==> flow/design.v <==
module caesar_cipher (
   input            clk
  ,input            rst_n
  ,input            ptxt_valid  
  ,input            mode  
  ,input            key_shift_dir_1  
  ,input            key_shift_dir_3  
  ,input      [4:0] key_shift_num_1  
  ,input      [4:0] key_shift_num_3  
  ,input      [7:0] ptxt_char
  ,output reg [7:0] ctxt_char
  ,output reg       err_invalid_key_shift_num
  ,output reg       err_invalid_ptxt_char
  ,output reg       ctx_ready
);
  localparam NUL_CHAR = 8'h00;
  localparam UPPERCASE_A_CHAR = 8'h41;
  localparam UPPERCASE_Z_CHAR = 8'h5A;
  localparam LOWERCASE_A_CHAR = 8'h61;
  localparam LOWERCASE_Z_CHAR = 8'h7A;
  wire       ptxt_char_is_uppercase_letter;
  wire       ptxt_char_is_lowercase_letter;
  wire       ptxt_char_is_letter;
  wire	     err_invalid_key_shift_num_wire;
  wire 	     err_invalid_ptxt_char_wire;
  wire  [4:0] key_shift_num_x;  
  reg  [7:0] sub_letter;
  assign err_invalid_key_shift_num_wire = key_shift_num_1 > 26 || key_shift_num_3 > 26 || key_shift_num_1==key_shift_num_3;
  assign ptxt_char_is_uppercase_letter = (ptxt_char >= UPPERCASE_A_CHAR) &&
                                         (ptxt_char <= UPPERCASE_Z_CHAR);
  assign ptxt_char_is_lowercase_letter = (ptxt_char >= LOWERCASE_A_CHAR) &&
                                         (ptxt_char <= LOWERCASE_Z_CHAR);
  assign ptxt_char_is_letter = ptxt_char_is_uppercase_letter ||
                               ptxt_char_is_lowercase_letter;
  assign err_invalid_ptxt_char_wire = !ptxt_char_is_letter;
  assign key_shift_num_x = (key_shift_num_1 + key_shift_num_3) < 27 ?  (key_shift_num_1 + key_shift_num_3) :  (key_shift_num_1 + key_shift_num_3)  -  5'b11011;
  always @ (*)
    if(!mode) begin  
        if(!key_shift_dir_1 && !key_shift_dir_3) begin
            sub_letter = ptxt_char + {3'b000, key_shift_num_1} + {3'b000, key_shift_num_x} + {3'b000, key_shift_num_3};
            if(ptxt_char_is_uppercase_letter && (sub_letter > UPPERCASE_Z_CHAR))begin
                sub_letter -= 8'h1A;
				if(sub_letter > UPPERCASE_Z_CHAR)begin
					sub_letter -= 8'h1A;
					if(sub_letter > UPPERCASE_Z_CHAR)
						sub_letter -= 8'h1A;
						else 
							sub_letter = sub_letter;
				end
				else 
					sub_letter = sub_letter;
			end 
			else sub_letter = sub_letter;
            if(ptxt_char_is_lowercase_letter && (sub_letter > LOWERCASE_Z_CHAR))begin
                sub_letter -= 8'h1A;
				 if(sub_letter > LOWERCASE_Z_CHAR)begin
					sub_letter -= 8'h1A;
					if(sub_letter > LOWERCASE_Z_CHAR)
						sub_letter -= 8'h1A;
					else 
						sub_letter = sub_letter;
				end
				 else 
					sub_letter = sub_letter;
			end
			else
				sub_letter = sub_letter;
        end
        else if(!key_shift_dir_1 && key_shift_dir_3) begin
            sub_letter = ptxt_char + {3'b000, key_shift_num_1} - {3'b000, key_shift_num_x} - {3'b000, key_shift_num_3};
            if(ptxt_char_is_uppercase_letter && (sub_letter > UPPERCASE_Z_CHAR))begin
                sub_letter -= 8'h1A;
                if(sub_letter > UPPERCASE_Z_CHAR)
                    sub_letter -= 8'h1A;
                else
                    sub_letter = sub_letter;
            end
            else if(ptxt_char_is_lowercase_letter && (sub_letter > LOWERCASE_Z_CHAR))begin
                sub_letter -= 8'h1A;
                if(sub_letter > LOWERCASE_Z_CHAR)
                    sub_letter -= 8'h1A;
                else
                    sub_letter = sub_letter;
            end
            else if(ptxt_char_is_uppercase_letter && (sub_letter < UPPERCASE_A_CHAR)) begin
                sub_letter += 8'h1A;
                if(sub_letter < UPPERCASE_A_CHAR)
                    sub_letter += 8'h1A;
                else
                    sub_letter = sub_letter;
            end
            else if(ptxt_char_is_lowercase_letter && (sub_letter < LOWERCASE_A_CHAR))begin
                sub_letter += 8'h1A;
                if(sub_letter < LOWERCASE_A_CHAR)
                    sub_letter += 8'h1A;
                else
                    sub_letter = sub_letter;
			end
			else 
				sub_letter = sub_letter;
        end
        else if(key_shift_dir_1 && !key_shift_dir_3) begin
            sub_letter = ptxt_char - {3'b000, key_shift_num_1} - {3'b000, key_shift_num_x} + {3'b000, key_shift_num_3};
            if(ptxt_char_is_uppercase_letter && (sub_letter > UPPERCASE_Z_CHAR))begin
                sub_letter -= 8'h1A;
                if(sub_letter > UPPERCASE_Z_CHAR)
                    sub_letter -= 8'h1A;
                else
                    sub_letter = sub_letter;
            end
            else if(ptxt_char_is_lowercase_letter && (sub_letter > LOWERCASE_Z_CHAR))begin
                sub_letter -= 8'h1A;
                if(sub_letter > LOWERCASE_Z_CHAR)
                    sub_letter -= 8'h1A;
                else
                    sub_letter = sub_letter;
            end
            else if(ptxt_char_is_uppercase_letter && (sub_letter < UPPERCASE_A_CHAR))begin
                sub_letter += 8'h1A;
                if(sub_letter < UPPERCASE_A_CHAR)
                    sub_letter += 8'h1A;
                else
                    sub_letter = sub_letter;
            end
            else if(ptxt_char_is_lowercase_letter && (sub_letter < LOWERCASE_A_CHAR))begin
                sub_letter += 8'h1A;
                if(sub_letter < LOWERCASE_A_CHAR)
                    sub_letter += 8'h1A;
                else
                    sub_letter = sub_letter;
            end
			else 
				sub_letter = sub_letter;
        end
		else if(key_shift_dir_1 && key_shift_dir_3) begin
            sub_letter = ptxt_char - {3'b000, key_shift_num_1} + {3'b000, key_shift_num_x} - {3'b000, key_shift_num_3};
            if(ptxt_char_is_uppercase_letter && (sub_letter < UPPERCASE_A_CHAR))begin
                sub_letter += 8'h1A;
				 if((sub_letter < UPPERCASE_A_CHAR))
					sub_letter += 8'h1A;
				else
					sub_letter = sub_letter;
			end
			else
				sub_letter = sub_letter;
            if(ptxt_char_is_lowercase_letter && (sub_letter < LOWERCASE_A_CHAR))begin
                sub_letter += 8'h1A;
				  if((sub_letter < LOWERCASE_A_CHAR))
					sub_letter += 8'h1A;
				  else
					sub_letter = sub_letter;
			end
			else
				sub_letter = sub_letter;
        end
		else
			sub_letter = NUL_CHAR;
    end
    else begin  
        if(!key_shift_dir_1 && !key_shift_dir_3) begin
            sub_letter = ptxt_char - {3'b000, key_shift_num_1} - {3'b000, key_shift_num_x} - {3'b000, key_shift_num_3};
            if(ptxt_char_is_uppercase_letter && (sub_letter < UPPERCASE_A_CHAR || sub_letter > 200))begin
                sub_letter += 8'h1A;
				 if(sub_letter < UPPERCASE_A_CHAR  || sub_letter > 200)begin
					sub_letter += 8'h1A;
					if(sub_letter < UPPERCASE_A_CHAR  || sub_letter > 200 )
						sub_letter += 8'h1A;
					else
						sub_letter = sub_letter;
				end
				else
					sub_letter = sub_letter;
			end
			else
				sub_letter = sub_letter;
            if(ptxt_char_is_lowercase_letter && (sub_letter < LOWERCASE_A_CHAR))begin
                sub_letter += 8'h1A;
				if(sub_letter < LOWERCASE_A_CHAR)begin
					sub_letter += 8'h1A;
					if(sub_letter < LOWERCASE_A_CHAR)
						sub_letter += 8'h1A;
					else
						sub_letter = sub_letter;
				end
				else
					sub_letter = sub_letter;
			end
			else
				sub_letter = sub_letter;			
        end
        else if(!key_shift_dir_1 && key_shift_dir_3) begin
            sub_letter = ptxt_char - {3'b000, key_shift_num_1} + {3'b000, key_shift_num_x} + {3'b000, key_shift_num_3};
            if(ptxt_char_is_uppercase_letter && (sub_letter > UPPERCASE_Z_CHAR))begin
                sub_letter -= 8'h1A;
                if(sub_letter > UPPERCASE_Z_CHAR)
                    sub_letter -= 8'h1A;
                else
                    sub_letter = sub_letter;
            end
            else if(ptxt_char_is_lowercase_letter && (sub_letter > LOWERCASE_Z_CHAR))begin
                sub_letter -= 8'h1A;
                if(sub_letter > LOWERCASE_Z_CHAR)
                    sub_letter -= 8'h1A;
                else
                    sub_letter = sub_letter;
            end
            else if(ptxt_char_is_uppercase_letter && (sub_letter < UPPERCASE_A_CHAR))begin
                sub_letter += 8'h1A;
                if(sub_letter < UPPERCASE_A_CHAR)
                    sub_letter += 8'h1A;
                else
                    sub_letter = sub_letter;
            end
            else if(ptxt_char_is_lowercase_letter && (sub_letter < LOWERCASE_A_CHAR))begin
                sub_letter += 8'h1A;
                if(sub_letter < LOWERCASE_A_CHAR)
                    sub_letter += 8'h1A;
                else
                    sub_letter = sub_letter;
            end
			else
				sub_letter = sub_letter;
        end
        else if(key_shift_dir_1 && !key_shift_dir_3) begin
            sub_letter = ptxt_char + {3'b000, key_shift_num_1} + {3'b000, key_shift_num_x} - {3'b000, key_shift_num_3};
            if(ptxt_char_is_uppercase_letter && (sub_letter > UPPERCASE_Z_CHAR))begin
                sub_letter -= 8'h1A;
                if(sub_letter > UPPERCASE_Z_CHAR)
                    sub_letter -= 8'h1A;
                else
                    sub_letter = sub_letter;
            end
            else if(ptxt_char_is_lowercase_letter && (sub_letter > LOWERCASE_Z_CHAR))begin
                sub_letter -= 8'h1A;
                if(sub_letter > LOWERCASE_Z_CHAR)
                    sub_letter -= 8'h1A;
                else
                    sub_letter = sub_letter;
            end
            else if(ptxt_char_is_uppercase_letter && (sub_letter < UPPERCASE_A_CHAR))begin
                sub_letter += 8'h1A;
                if(sub_letter < UPPERCASE_A_CHAR)
                    sub_letter += 8'h1A;
                else
                    sub_letter = sub_letter;
            end
            else if(ptxt_char_is_lowercase_letter && (sub_letter < LOWERCASE_A_CHAR))begin
                sub_letter += 8'h1A;
                if(sub_letter < LOWERCASE_A_CHAR)
                    sub_letter += 8'h1A;
                else
                    sub_letter = sub_letter;
            end
			else
				sub_letter = sub_letter;
        end
        else if(key_shift_dir_1 && key_shift_dir_3) begin
            sub_letter = ptxt_char + {3'b000, key_shift_num_1} - {3'b000, key_shift_num_x} + {3'b000, key_shift_num_3};
             if(ptxt_char_is_uppercase_letter && (sub_letter > UPPERCASE_Z_CHAR))begin
                sub_letter -= 8'h1A;
				if((sub_letter > UPPERCASE_Z_CHAR))
					sub_letter -= 8'h1A;
				else
					sub_letter = sub_letter;
			end
			else
				sub_letter = sub_letter;
            if(ptxt_char_is_lowercase_letter && (sub_letter > LOWERCASE_Z_CHAR))begin
                sub_letter -= 8'h1A;
				 if((sub_letter > LOWERCASE_Z_CHAR))
					sub_letter -= 8'h1A;
				 else
					sub_letter = sub_letter;
			end
			else
				sub_letter = sub_letter;
        end
		else
			sub_letter = NUL_CHAR;
    end
  always @ (posedge clk or negedge rst_n)
    if(!rst_n)begin
      ctx_ready <= 1'b0;
      ctxt_char <= NUL_CHAR;
      err_invalid_key_shift_num <= 1'b0;
	  err_invalid_ptxt_char <=1'b0;
	  end
    else if(err_invalid_ptxt_char_wire || err_invalid_key_shift_num_wire || !ptxt_valid) begin
      ctx_ready <= 1'b0;
      ctxt_char <= NUL_CHAR;
	  err_invalid_key_shift_num <= 1'b1;
	  err_invalid_ptxt_char <=1'b1;
	  end
    else begin
      ctx_ready <= 1'b1;
      ctxt_char <= sub_letter;
	  err_invalid_key_shift_num <= 1'b0;
	  err_invalid_ptxt_char <=1'b0;
	  end
endmodule
* Tool chain data of caesar_cipher *
What the tools print for caesar_cipher, step after step.
Lines are those of the file above, counted from 1.
Cell names lack the library's common part.
Not given: n/a

design
  top module = caesar_cipher
  clock = clk
  library = sky130hd
  timing corner = tt_025C_1v80

* After elaboration *
Counts by Yosys on the flattened word-level netlist (proc, flatten, opt, wreduce; memories kept). Register bits leave out memories and registers merged into their read ports (data or address); mux counts leave out enables and synchronous resets folded into registers. Print and check cells are left out.

storage and ports
  output and inout bits = 11
  input bits = 24
  cells after elaboration = 240
  flip-flop bits (word level) = 10

cells by class
  equality and inequality tests = 1
  $lt $le $gt $ge = 62
  reduce/logical cells = 42
  multiplexer cells = 79
  $add $sub $neg = 53

operators with widths
  cell                                                        count
  2-to-1 mux 8 bit                                            76
  > comparator 8 x 7 -> 1 bit with constant B                 26
  < comparator 8 x 7 -> 1 bit with constant B                 26
  adder 8 x 5 -> 8 bit with constant B                        18
  subtractor 8 x 5 -> 8 bit with constant B                   18
  adder 8 x 5 -> 8 bit                                        7
  subtractor 8 x 5 -> 8 bit                                   7
  logical AND 1 bit                                           30
  > comparator 8 bit with constant B                          3
  greater-or-equal comparator 8 x 7 -> 1 bit with constant B  2
  less-or-equal comparator 8 x 7 -> 1 bit with constant B     2
  > comparator 5 bit with constant B                          2
  logical OR 1 bit                                            8
  adder 5 x 5 -> 6 bit                                        1
  < comparator 6 x 5 -> 1 bit with constant B                 1
  adder 5 bit                                                 1
  subtractor 5 bit with constant B                            1
  == test 5 bit                                               1
  2-to-1 mux 5 bit                                            1
  zero test 1 bit                                             4
  2-to-1 mux 1 bit                                            2

* Logic depth *
Longest topological path by Yosys (ltp), each cell counted once; first at word level (registers and memories cut), then after technology mapping (sequential cells cut; the memories' decode and read muxes count).

depth
  depth in word-level cells = 24
  ABC_AREA = 0
  depth in mapped cells = 47
  gate-level depth less buffers = 43

* Netlist *
The flow's flattened synthesis, as Yosys stat reports it; memories are mapped. The netlist is that of the ABC_AREA named above (0 if unset); the other value can give another one.
Totals and module areas in this step are rounded.

synthesis totals
  sequential area = 250.2 µm²
  flip-flop cells = 10
  mapped area = 15790 µm²
  buffer cells = 90
  mapped cells = 2302

cell types
  cell      count  area in all (µm²)
  ha_1      170    2127.04
  xnor2_1   142    1.24E+03
  a21oi_1   174    870.835
  nor2_1    228    855.821
  nand2_1   225    844.56
  o21ai_0   137    685.658
  inv_1     128    480.461
  mux2i_1   44     440.422
  nor3_1    78     390.374
  xor2_1    44     385.37
  nand3_1   73     365.35
  fa_1      15     300.288
  a211oi_1  38     285.274
  o211ai_1  36     270.259
  dfrtp_1   10     250.24
  a21o_1    30     225.216
  nor2b_1   36     225.216
  clkbuf_1  58     217.709

Not listed: further types 111, cells in them 636.

* Path before layout *
Source: OpenSTA report_checks on the synthesized netlist (no wires, ideal clock, input and output delay 20% of the period each), path of least setup slack; recovery checks are left aside. Register names are those of the netlist, which keeps one name where synthesis merged equal registers.

timing path after synthesis
  path type = input to register
  start = in key_shift_num_1[0]
  end = reg ctxt_char[1]
  launch time at the first pin = 2.800 ns
  input delay = 2.800 ns
  path buffers = 5
  setup time = 0.101 ns
  delay of the path = 9.915 ns
  setup slack = 1.285 ns
  period = 14.0 ns
  stages = 47
  required time = 13.899 ns
  data arrival time = 12.614 ns
  period reached after synthesis = 12.715 ns

"delay of the path" = arrival - input delay + setup time.
"stages" counts driving pins, that of a launching flip-flop among them; a cell with two outputs on the path counts twice.
"period reached after synthesis" = period - worst setup slack (recovery checks aside). The figure is calculated, with input and output delays left at 20% of the set period.
Between the ends stands the longest chain of elaborated cells between them, by number of cells; it is not shown to be the way that was timed. Of several equally long chains one is given.
A line is the first line of the expression or statement that the cell stems from. Yosys adds cells for indexed reads and writes and turns some case tables into memories.
A register here has more assigning lines than the two given.

between the ends, after synthesis
  cells stage by stage = ha_1 fa_1 and3_1 nor3_1 nor2_1 a21oi_1 mux2i_1 inv_1 fa_1 xor2_1 ha_1 clkbuf_1 nor2_1 a21oi_1 xnor2_1 clkbuf_1 ha_1 clkbuf_1 [... 11 more ...] a31oi_1 nor2_1 a21oi_1 inv_1 ha_1 o2111ai_1 a211oi_1 a211oi_4 a2111oi_1 nor4_2 xnor2_2 nor2_2 nor4_2 or2_1 a21oi_2 xnor2_1 o2111a_1 nor4_1
  cells in the longest elaborated chain = 24
  elaborated cells on any way between the ends = 219
  those cells by class = 53 x add/sub; 57 x compare; 1 x eq/ne; 77 x mux; 31 x reduce/logical

ends and longest elaborated chain, after synthesis
  item                       RTL line  RTL
  start, declared            8         ,input      [4:0] key_shift_num_1
  adder 5 bit                36        assign key_shift_num_x = (key_shift_num_1 + key_shift_num_3) < 27 ?  (key_shift_num_1 + key_shift_num_3) :  (k ...
  subtractor 5 bit           36
  2-to-1 mux 5 bit           36
  adder 8 x 5 -> 8 bit       136       sub_letter = ptxt_char - {3'b000, key_shift_num_1} + {3'b000, key_shift_num_x} - {3'b000, key_shift_num_3};
  subtractor 8 x 5 -> 8 bit  136
  adder 8 x 5 -> 8 bit       138       sub_letter += 8'h1A;
  adder 8 x 5 -> 8 bit       140       sub_letter += 8'h1A;
  [... 10 more ...]          n/a
  2-to-1 mux 8 bit           146       if(ptxt_char_is_lowercase_letter && (sub_letter < LOWERCASE_A_CHAR))begin
  2-to-1 mux 8 bit           135       else if(key_shift_dir_1 && key_shift_dir_3) begin
  2-to-1 mux 8 bit           102       else if(key_shift_dir_1 && !key_shift_dir_3) begin
  2-to-1 mux 8 bit           69        else if(!key_shift_dir_1 && key_shift_dir_3) begin
  2-to-1 mux 8 bit           39        if(!key_shift_dir_1 && !key_shift_dir_3) begin
  2-to-1 mux 8 bit           38        if(!mode) begin
  2-to-1 mux 8 bit           288       else if(err_invalid_ptxt_char_wire || err_invalid_key_shift_num_wire || !ptxt_valid) begin
  end, assigned              290       ctxt_char <= NUL_CHAR;
  end, assigned              296       ctxt_char <= sub_letter;
  end, declared              11        ,output reg [7:0] ctxt_char

* Path in the finished layout *
From the final timing report of flow run 1: the path of least setup slack in the routed layout; clock arrival at registers is part of the times.

timing path after layout
  path type = input to register
  start = in key_shift_num_1[0]
  end = reg ctxt_char[1]
  setup slack = 0.55 ns
  setup time = 0.14 ns
  data arrival time = 13.54 ns
  input delay = 2.80 ns
  period = 14.0 ns
  stages = 44
  path buffers = 2
  launch time at the first pin = 2.80 ns
  required time = 14.09 ns

Between the ends stands the longest chain of elaborated cells between them, by number of cells; it is not shown to be the way that was timed. Of several equally long chains one is given.
A register here has more assigning lines than the two given.

between the ends, after layout
  cells stage by stage = clkdlybuf4s50_1 ha_1 fa_2 ha_1 nor2_1 nor2_1 a21oi_2 mux2i_4 inv_1 ha_1 o311a_1 a21oi_1 ha_1 clkbuf_1 or4_4 nand2_1 ha_1 nor2b_1 [... 8 more ...] a32oi_1 and3_4 inv_1 ha_1 nand2_1 nor3_1 a221oi_1 nand3_2 xor2_1 a2111o_1 nand3_1 xor2_1 o32a_2 a21oi_1 xnor2_1 nor2_1 a2111oi_2 nor4_2
  cells in the longest elaborated chain = 24
  elaborated cells on any way between the ends = 219
  those cells by class = 53 x add/sub; 57 x compare; 1 x eq/ne; 77 x mux; 31 x reduce/logical

ends and longest elaborated chain, after layout
  item                       RTL line  RTL
  start, declared            8         ,input      [4:0] key_shift_num_1
  adder 5 bit                36        assign key_shift_num_x = (key_shift_num_1 + key_shift_num_3) < 27 ?  (key_shift_num_1 + key_shift_num_3) :  (k ...
  subtractor 5 bit           36
  2-to-1 mux 5 bit           36
  adder 8 x 5 -> 8 bit       136       sub_letter = ptxt_char - {3'b000, key_shift_num_1} + {3'b000, key_shift_num_x} - {3'b000, key_shift_num_3};
  subtractor 8 x 5 -> 8 bit  136
  adder 8 x 5 -> 8 bit       138       sub_letter += 8'h1A;
  adder 8 x 5 -> 8 bit       140       sub_letter += 8'h1A;
  [... 10 more ...]          n/a
  2-to-1 mux 8 bit           146       if(ptxt_char_is_lowercase_letter && (sub_letter < LOWERCASE_A_CHAR))begin
  2-to-1 mux 8 bit           135       else if(key_shift_dir_1 && key_shift_dir_3) begin
  2-to-1 mux 8 bit           102       else if(key_shift_dir_1 && !key_shift_dir_3) begin
  2-to-1 mux 8 bit           69        else if(!key_shift_dir_1 && key_shift_dir_3) begin
  2-to-1 mux 8 bit           39        if(!key_shift_dir_1 && !key_shift_dir_3) begin
  2-to-1 mux 8 bit           38        if(!mode) begin
  2-to-1 mux 8 bit           288       else if(err_invalid_ptxt_char_wire || err_invalid_key_shift_num_wire || !ptxt_valid) begin
  end, assigned              290       ctxt_char <= NUL_CHAR;
  end, assigned              296       ctxt_char <= sub_letter;
  end, declared              11        ,output reg [7:0] ctxt_char

Appendix: measured runs

Flow measurements of caesar_cipher on sky130hd: 3 stored runs with different settings, listed in no order. Input and output delays are each 20% of the period that was set; the output load is 0.01 pF.
By "achieved clock period" is meant the clock period of the run minus its worst setup slack. This is arithmetic on one report: input and output delays are still those of the set period (20% each).
"worst setup path time" means the part of the period allowed to the worst setup path (the constraints hold back 20% at inputs and 20% at outputs) less its slack; where the path has registers, the arrival times of their clocks count too.
Values from the reports are rounded here.

Flow run 1
==> flow/run.sh <==
#!/bin/bash
# the make line also repeats the synthesis and layout settings of config.mk as NAME=value (left out here)
make -C /OpenROAD-flow-scripts/flow DESIGN_CONFIG=/design/flow/config.mk WORK_HOME=/design/flow/orfs CLKGATE_MAP_FILE= finish
==> flow/config.mk <==
export PLATFORM = sky130hd
export DESIGN_NAME = caesar_cipher
export DESIGN_NICKNAME = caesar_cipher
export VERILOG_FILES = /design/flow/design.v
export SDC_FILE = /design/flow/constraint.sdc
export NUM_CORES = 4
export LEC_CHECK = 0
export CAP_MARGIN = 20
export CELL_PAD_IN_SITES_GLOBAL_PLACEMENT = 3
export CORE_MARGIN = 8
export CORE_UTILIZATION = 40
export CTS_CLUSTER_DIAMETER = 339
export GPL_TIMING_DRIVEN = 0
export MAX_ROUTING_LAYER = met5
export PLACE_DENSITY_LB_ADDON = 0.1
export SLEW_MARGIN = 0
==> flow/constraint.sdc <==
create_clock -name core_clock -period 14.0 [get_ports {clk}]
set_input_delay 2.8000 -clock core_clock [delete_from_list [all_inputs] [get_ports {clk}]]
set_output_delay 2.8000 -clock core_clock [all_outputs]
set_load 0.01 [all_outputs]

==> results of flow run 1 <==
chip area after synthesis (Yosys): 15790 µm²
die area: 46090 µm²
standard-cell area of the final layout: 17220 µm²
utilization: 44.4 %
worst setup slack after layout: 0.552 ns
total negative slack: 0.000 ns
achieved clock period: 13.448 ns
worst setup path time: 10.65 ns
worst setup path kind: input to register

Flow run 2
==> flow/run.sh <==
#!/bin/bash
# the make line also repeats the synthesis and layout settings of config.mk as NAME=value (left out here)
make -C /OpenROAD-flow-scripts/flow DESIGN_CONFIG=/design/flow/config.mk WORK_HOME=/design/flow/orfs CLKGATE_MAP_FILE= finish
==> flow/config.mk <==
export PLATFORM = sky130hd
export DESIGN_NAME = caesar_cipher
export DESIGN_NICKNAME = caesar_cipher
export VERILOG_FILES = /design/flow/design.v
export SDC_FILE = /design/flow/constraint.sdc
export NUM_CORES = 4
export LEC_CHECK = 0
export CAP_MARGIN = 25
export CELL_PAD_IN_SITES_DETAIL_PLACEMENT = 1
export CELL_PAD_IN_SITES_GLOBAL_PLACEMENT = 3
export CORE_ASPECT_RATIO = 1.14
export CORE_MARGIN = 3
export CORE_UTILIZATION = 40
export CTS_CLUSTER_DIAMETER = 311
export GPL_TIMING_DRIVEN = 1
export MAX_ROUTING_LAYER = met5
export PLACE_DENSITY_LB_ADDON = 0.1
export SLEW_MARGIN = 30
==> flow/constraint.sdc <==
create_clock -name core_clock -period 9.58 [get_ports {clk}]
set_input_delay 1.9160 -clock core_clock [delete_from_list [all_inputs] [get_ports {clk}]]
set_output_delay 1.9160 -clock core_clock [all_outputs]
set_load 0.01 [all_outputs]

==> results of flow run 2 <==
chip area after synthesis (Yosys): 15790 µm²
die area: 41900 µm²
standard-cell area of the final layout: 24160 µm²
utilization: 62.1 %
worst setup slack after layout: -1.025 ns
total negative slack: -6.473 ns
achieved clock period: 10.605 ns
worst setup path time: 8.69 ns
worst setup path kind: input to register

Flow run 3
==> flow/run.sh <==
#!/bin/bash
# the make line also repeats the synthesis and layout settings of config.mk as NAME=value (left out here)
make -C /OpenROAD-flow-scripts/flow DESIGN_CONFIG=/design/flow/config.mk WORK_HOME=/design/flow/orfs CLKGATE_MAP_FILE= finish
==> flow/config.mk <==
export PLATFORM = sky130hd
export DESIGN_NAME = caesar_cipher
export DESIGN_NICKNAME = caesar_cipher
export VERILOG_FILES = /design/flow/design.v
export SDC_FILE = /design/flow/constraint.sdc
export NUM_CORES = 4
export LEC_CHECK = 0
export CAP_MARGIN = 15
export CELL_PAD_IN_SITES_DETAIL_PLACEMENT = 0
export CELL_PAD_IN_SITES_GLOBAL_PLACEMENT = 1
export CORE_MARGIN = 2
export CORE_UTILIZATION = 24
export CTS_CLUSTER_DIAMETER = 389
export GPL_ROUTABILITY_DRIVEN = 0
export GPL_TIMING_DRIVEN = 0
export HOLD_SLACK_MARGIN = 0.13
export MAX_ROUTING_LAYER = met4
export MIN_ROUTING_LAYER = met1
export PLACE_DENSITY_LB_ADDON = 0.1
export SLEW_MARGIN = 20
export TNS_END_PERCENT = 65
==> flow/constraint.sdc <==
create_clock -name core_clock -period 7.77 [get_ports {clk}]
set_input_delay 1.5540 -clock core_clock [delete_from_list [all_inputs] [get_ports {clk}]]
set_output_delay 1.5540 -clock core_clock [all_outputs]
set_load 0.01 [all_outputs]

==> results of flow run 3 <==
chip area after synthesis (Yosys): 15790 µm²
die area: 67860 µm²
standard-cell area of the final layout: 21110 µm²
utilization: 32.3 %
worst setup slack after layout: -2.417 ns
total negative slack: -16.27 ns
achieved clock period: 10.187 ns
worst setup path time: 8.63 ns
worst setup path kind: input to register
